==> flow/design.v <==
module contador_de_programa(
    input  wire       clk,
    input  wire       reset,
    input  wire [6:0] cantidad_instrucciones,
    output reg  [1:0] fase,
    output reg  [6:0] o_contador,
    output reg        done
);
wire [6:0] siguiente = o_contador + 7'd1;
always @(posedge clk) begin
    if (reset) begin
        fase       <= 2'd0;
        o_contador <= 7'd0;
        done       <= (cantidad_instrucciones == 7'd0);
    end else if (!done) begin
        if (fase == 2'd2) begin
            fase       <= 2'd0;
            o_contador <= siguiente;
            if (siguiente == cantidad_instrucciones)
                done <= 1'b1;
        end else begin
            fase <= fase + 2'd1;
        end
    end
end
endmodule
module unidad_control
(
    input  [3:0] instruction,
    output reg       write_enable_RB,
    output reg       read_ram,
    output reg       write_ram,
    output reg [3:0] alu_opcode,
    output reg       valido
);
always @* begin
    write_enable_RB = 1'b0;
    read_ram        = 1'b0;
    write_ram       = 1'b0;
    alu_opcode      = 4'b0000;
    valido          = 1'b1;
    case (instruction)
        4'b0000: begin write_enable_RB = 1'b1; alu_opcode = 4'b0000; end  
        4'b0001: begin write_enable_RB = 1'b1; alu_opcode = 4'b0001; end  
        4'b0010: begin write_enable_RB = 1'b1; alu_opcode = 4'b0010; end  
        4'b0011: begin write_enable_RB = 1'b1; alu_opcode = 4'b0110; end  
        4'b0100: begin write_enable_RB = 1'b1; alu_opcode = 4'b0111; end  
        4'b0101: begin write_enable_RB = 1'b1; alu_opcode = 4'b1100; end  
        4'b0110: write_ram = 1'b1;                                         
        4'b0111: read_ram  = 1'b1;                                         
        default: valido = 1'b0;                                            
    endcase
end
endmodule
module alu(
    input  [3:0]      op,
    input  [31:0]     din1_alu,
    input  [31:0]     din2_alu,
    output reg [31:0] result_alu
);
always @* begin
    case (op)
        4'b0000: result_alu = din1_alu & din2_alu;
        4'b0001: result_alu = din1_alu | din2_alu;
        4'b0010: result_alu = din1_alu + din2_alu;
        4'b0110: result_alu = din1_alu - din2_alu;
        4'b0111: result_alu = (din1_alu < din2_alu) ? 32'd1 : 32'd0;
        4'b1100: result_alu = ~(din1_alu | din2_alu);
        default: result_alu = 32'd0;
    endcase
end
endmodule
module banco_de_registros(
    input  wire        clk,
    input  wire        reset,
    input  wire [4:0]  read_address_1,
    input  wire [4:0]  read_address_2,
    input  wire [4:0]  write_address,
    input  wire [31:0] data_write,
    input  wire        write_enable,
    output wire [31:0] data_register_1,
    output wire [31:0] data_register_2
);
reg [31:0] mem [0:31];
function [31:0] valor_inicial(input [4:0] r);
    case (r)
        5'd0:  valor_inicial = 32'h000000DE;
        5'd1:  valor_inicial = 32'h0000006F;
        5'd2:  valor_inicial = 32'h00000064;
        5'd3:  valor_inicial = 32'h000000C8;
        5'd7:  valor_inicial = 32'h00000014;
        5'd8:  valor_inicial = 32'h00000015;
        5'd9:  valor_inicial = 32'h00000016;
        5'd10: valor_inicial = 32'h00000052;
        5'd11: valor_inicial = 32'h0000001B;
        5'd12: valor_inicial = 32'h7FFFFFF3;
        5'd16: valor_inicial = 32'h00000017;
        5'd17: valor_inicial = 32'h00000018;
        5'd18: valor_inicial = 32'h00000019;
        default: valor_inicial = 32'h00000000;
    endcase
endfunction
integer i;
always @(posedge clk) begin
    if (reset) begin
        for (i = 0; i < 32; i = i + 1)
            mem[i] <= valor_inicial(i[4:0]);
    end else if (write_enable) begin
        mem[write_address] <= data_write;
    end
end
assign data_register_1 = mem[read_address_1];
assign data_register_2 = mem[read_address_2];
endmodule
module ram(
    input  wire        clk,
    input  wire [31:0] address,
    input  wire [31:0] din,
    input  wire        write_enable,
    output wire [31:0] dout
);
reg [31:0] mem [0:31];
always @(posedge clk) begin
    if (write_enable)
        mem[address[4:0]] <= din;
end
assign dout = mem[address[4:0]];
endmodule
module jericalla_evolucion(
    input  wire        clk,
    input  wire        reset,
    input  wire [6:0]  cantidad_instrucciones,
    output wire [6:0]  imem_addr,
    input  wire [18:0] imem_data,
    output reg  [31:0] data_out,
    output reg         zf,
    output reg         valid,
    output wire        done
);
wire [1:0] fase;
wire [6:0] pc;
contador_de_programa contador_de_programa_inst(
    .clk(clk),
    .reset(reset),
    .cantidad_instrucciones(cantidad_instrucciones),
    .fase(fase),
    .o_contador(pc),
    .done(done)
);
assign imem_addr = pc;
wire       cu_we_rb, cu_read_ram, cu_write_ram, cu_valido;
wire [3:0] cu_alu_opcode;
unidad_control unidad_control_inst(
    .instruction(imem_data[18:15]),
    .write_enable_RB(cu_we_rb),
    .read_ram(cu_read_ram),
    .write_ram(cu_write_ram),
    .alu_opcode(cu_alu_opcode),
    .valido(cu_valido)
);
wire [31:0] rb_dr1, rb_dr2;
reg  [31:0] resultado;
reg        b1_we_rb, b1_read_ram, b1_write_ram, b1_valido;
reg [3:0]  b1_alu_opcode;
reg [4:0]  b1_rd;
reg [31:0] b1_dr1, b1_dr2;
reg        b2_we_rb, b2_valido;
reg [4:0]  b2_rd;
wire activo = !done;
banco_de_registros banco_de_registros_inst(
    .clk(clk),
    .reset(reset),
    .read_address_1(imem_data[9:5]),
    .read_address_2(imem_data[4:0]),
    .write_address(b2_rd),
    .data_write(resultado),
    .write_enable(activo && fase == 2'd2 && b2_we_rb),
    .data_register_1(rb_dr1),
    .data_register_2(rb_dr2)
);
wire [31:0] alu_result;
alu alu_inst(
    .op(b1_alu_opcode),
    .din1_alu(b1_dr1),
    .din2_alu(b1_dr2),
    .result_alu(alu_result)
);
wire [31:0] ram_dout;
ram ram_inst(
    .clk(clk),
    .address(b1_dr1),
    .din(b1_dr2),
    .write_enable(activo && fase == 2'd1 && b1_write_ram),
    .dout(ram_dout)
);
always @(posedge clk) begin
    if (reset) begin
        b1_we_rb  <= 1'b0;
        b1_read_ram <= 1'b0;
        b1_write_ram <= 1'b0;
        b1_valido <= 1'b0;
        b2_we_rb  <= 1'b0;
        b2_valido <= 1'b0;
        valid     <= 1'b0;
        zf        <= 1'b0;
    end else begin
        valid <= 1'b0;
        if (activo) begin
            case (fase)
                2'd0: begin
                    b1_we_rb      <= cu_we_rb;
                    b1_read_ram   <= cu_read_ram;
                    b1_write_ram  <= cu_write_ram;
                    b1_valido     <= cu_valido;
                    b1_alu_opcode <= cu_alu_opcode;
                    b1_rd         <= imem_data[14:10];
                    b1_dr1        <= rb_dr1;
                    b1_dr2        <= rb_dr2;
                end
                2'd1: begin
                    b2_we_rb  <= b1_we_rb;
                    b2_valido <= b1_valido;
                    b2_rd     <= b1_rd;
                    if (b1_read_ram)
                        resultado <= ram_dout;
                    else if (b1_write_ram)
                        resultado <= b1_dr2;
                    else
                        resultado <= alu_result;
                end
                default: begin
                    valid    <= b2_valido;
                    data_out <= resultado;
                    if (b2_we_rb)
                        zf <= (resultado == 32'd0);
                end
            endcase
        end
    end
end
endmodule
Tool chain data of jericalla_evolucion
What the tools print for jericalla_evolucion, step after step.
Lines are those of the file above, counted from 1.
Operators: Yosys type, input widths -> output width; for muxes data width and select width s.
Library cell names are shortened.
The mark -- stands for no value.

design
  top module = jericalla_evolucion
  clock = clk
  cell library = sky130hd
  library corner = tt_025C_1v80

Word level
Source: Yosys, flattened and elaborated, memories not mapped. Widths are those after wreduce. Registers that Yosys merges into a memory's read port (data or address) are not register bits. Print and check cells do not count. Equal cells are merged and count once.
Yosys's memory passes give these memory sizes; they may raise the number of words (mostly to a power of two), join words into wider ones and drop unused or constant bits.

storage and ports
  ROM bits = 56
  output and inout bits = 42
  bits in writable memories = 2048
  bits in registers = 96
  input bits = 28
  memories kept = 3

cells by class
  magnitude comparators = 1
  eq/ne operators = 8
  muxes and demuxes = 20
  add/subtract/negate cells = 4
  reduce/logical cells = 18
  bitwise gates (word level) = 6

memories
  name                         words  width  RTL line  source
  banco_de_registros_inst.mem  32     32     84        reg [31:0] mem [0:31];
  ram_inst.mem                 32     32     122       reg [31:0] mem [0:31];
  (no name shown)              8      7      42        case (instruction)

operator list
  kind                 count
  $pmux 32 s6          1
  $mux 32              5
  $add 32x32->32       1
  $sub 32x32->32       1
  $lt 32x32->1         1
  $and 32x32->32       1
  $or 32x32->32        1
  $not 32->32          1
  $logic_not 32->1     1
  $mux 5               3
  $reduce_and 3->1     4
  $mux 1               9
  $eq 4x3->1 const B   2
  $add 7x1->7 const B  1
  $eq 7x7->1           1
  $logic_not 7->1      1
  $reduce_and 2->1     3
  $logic_and 1x1->1    4
  $eq 4x1->1 const B   1
  $eq 4x2->1 const B   1
  $eq 4x4->1 const B   1
  $logic_not 4->1      1
  $reduce_or 4->1      1
  $mux 4               1
  $not 1->1            3
  $add 2x1->2 const B  1
  $eq 2x1->1 const B   1
  $eq 2x2->1 const B   1

Not listed: further kinds 4, cells in them 4.

Logic depth
Yosys ltp: most cells in a row. Word level: on the elaborated netlist, between registers, memories and ports. Mapped: between sequential cells and ports; inverters and the memories' decode and read muxes count.

logic depth
  depth after elaboration = 6
  ABC_AREA = 1
  mapped depth = 17

Netlist
Source: synth_stat.txt of the flow (Yosys; design flattened, memories mapped). It holds for the ABC_AREA given above (unset counts as 0); a run with the other value may have another netlist.
The area totals of this step are shown rounded.

cells by type
  type      count
  edfxtp_1  2190
  nor2_1    2177
  o21ai_0   1103
  nand2_1   927
  o221ai_1  382
  a22oi_1   429
  clkbuf_1  662
  a21oi_1   393
  nand3_1   288
  inv_1     370
  ha_1      105
  o22ai_1   95
  a32oi_1   56
  buf_2     98
  a31oi_1   75
  dfxtp_1   18
  nand4_1   57
  nor3_1    61

Other cell types: 34; their cells: 270.

mapped netlist
  synthesis area = 103100 um^2
  cells in the netlist = 9756
  flip-flops = 2208

Worst setup path after synthesis
OpenSTA on the mapped netlist: ideal clock, no wires. The path of least setup slack (recovery checks aside). Input and output delay are each 20% of the period. Register names are those of the netlist, which keeps one name where synthesis merged equal registers.

timing after synthesis
  path kind = input port to flip-flop
  from = input port reset
  to = register b1_we_rb
  arrival = 5.510 ns
  setup time = 0.087 ns
  delay of the path = 3.597 ns
  data required time = 9.913 ns
  period = 10.0 ns
  stages = 3
  setup slack = 4.403 ns
  synthesis period reached = 5.597 ns

"delay of the path" is the arrival time less input delay plus setup time.
"stages": output pins that drive a net of the path, with the launching flip-flop's if there is one; two outputs of one cell count as two.
"synthesis period reached" is the clock period less the worst setup slack; recovery checks do not enter. This is arithmetic on one report: input and output delays are still those of the set period (20% each).

on the way, after synthesis
  path through = nor2_1 -> inv_1 -> o21ai_0

ends and longest elaborated chain, after synthesis
  element          RTL line  source
  start, declared  131       input  wire        reset,
  end, assigned    198       b1_we_rb  <= 1'b0;
  end, assigned    211       b1_we_rb      <= cu_we_rb;
  end, declared    163       reg        b1_we_rb, b1_read_ram, b1_write_ram, b1_valido;

Chain of elaborated cells between the ends: none given.

Timing after layout
Path of least setup slack in the final report of run A (OpenROAD, finished layout, wires in). Where an end is a register, its clock arrival counts in the times.

timing after layout
  path kind = input port to flip-flop
  from = input port reset
  to = memory banco_de_registros_inst.mem[14][28]
  arrival = 4.73 ns
  data required time = 7.22 ns
  setup time = 0.38 ns
  setup slack = 2.49 ns
  stages = 7
  period = 6.71 ns

Between the ends stands the longest chain of elaborated cells between them, by number of cells; it is not shown to be the way that was timed. Of several equally long chains one is given.
A line is the first line of the expression or statement that the cell stems from. Yosys adds cells for indexed reads and writes and turns some case tables into memories.
Only ways into the end's enable, where the timed path ends, are counted here.

on the way, after layout
  path through = clkdlybuf4s50_1 -> buf_4 -> nor3_4 -> nand2_1 -> inv_1 -> nand2_2 -> nand2_2
  length of the longest elaborated chain = 1
  elaborated cells between the ends (all ways) = 3
  source lines of those cells = 1

ends and longest elaborated chain, after layout
  element          RTL line  source
  start, declared  131       input  wire        reset,
  $mux 5           105       if (reset) begin
  end, declared    84        reg [31:0] mem [0:31];

Settings and measured results of 6 stored flow runs for module jericalla_evolucion (sky130hd), not sorted in any way. The constraints put input and output delay at 20% of the set period each and load the outputs with 0.01 pF.
"time used up by the worst setup path": the worst setup path's part of the clock period (all of it between registers, 20% less for each end at a port) less its slack. A launch clock that arrives late makes it longer, a capture clock that arrives late makes it shorter.
By "power consumption" is meant OpenSTA's value without simulated activity: inputs other than the clock are taken to toggle once in ten clock periods, and the tool carries that through the logic.
Measured values are rounded.
Settings: - = not set for that run.

item                                       run A                    run B                   run C                   run D                   run E                   run F
ABC_AREA                                   1                        -                       -                       1                       -                       -
CORE_UTILIZATION                           32                       40                      45                      50                      40                      40
CTS_CLUSTER_SIZE                           94                       -                       -                       53                      -                       -
MAX_ROUTING_LAYER                          met4                     -                       -                       -                       -                       met4
PLACE_DENSITY_LB_ADDON                     0.15                     -                       0.11                    -                       -                       0.07
SETUP_SLACK_MARGIN                         0.18                     -                       -0.75                   -                       -0.54                   -
period_ns                                  6.71                     5.6                     8.08                    4.74                    5.6                     3.52
CAP_MARGIN                                 20                       20                      20                      10                      20                      20
CORE_MARGIN                                2                        2                       2                       2                       2                       2
SLEW_MARGIN                                20                       20                      20                      20                      20                      20
CORE_ASPECT_RATIO                          -                        -                       0.96                    1.49                    -                       -
GPL_ROUTABILITY_DRIVEN                     -                        -                       0                       0                       -                       -
GPL_TIMING_DRIVEN                          -                        -                       0                       -                       -                       -
HOLD_SLACK_MARGIN                          -                        -                       0.17                    0.27                    -                       0.18
MIN_ROUTING_LAYER                          -                        -                       met1                    met1                    -                       met2
CTS_CLUSTER_DIAMETER                       -                        -                       -                       276                     -                       398
TNS_END_PERCENT                            -                        -                       -                       -                       -                       95
setup slack of the worst path (ns)         2.486                    1.389                   2.048                   0.808                   1.389                   0.020
area inside the die boundary (um^2)        326700                   263700                  234700                  209900                  263700                  263700
power consumption (mW)                     32.76                    38.30                   27.10                   35.09                   38.30                   64.64
area of the synthesized netlist (um^2)     103100                   103900                  103900                  103100                  103900                  103900
time used up by the worst setup path (ns)  2.88                     4.21                    6.03                    3.93                    4.21                    3.50
type of the worst setup path               input port to flip-flop  flip-flop to flip-flop  flip-flop to flip-flop  flip-flop to flip-flop  flip-flop to flip-flop  flip-flop to flip-flop
utilization in the final report (%)        36.2                     45.3                    51.9                    53.3                    45.3                    46.7
worst hold slack in the final report (ns)  0.423                    0.432                   0.428                   0.446                   0.432                   0.351
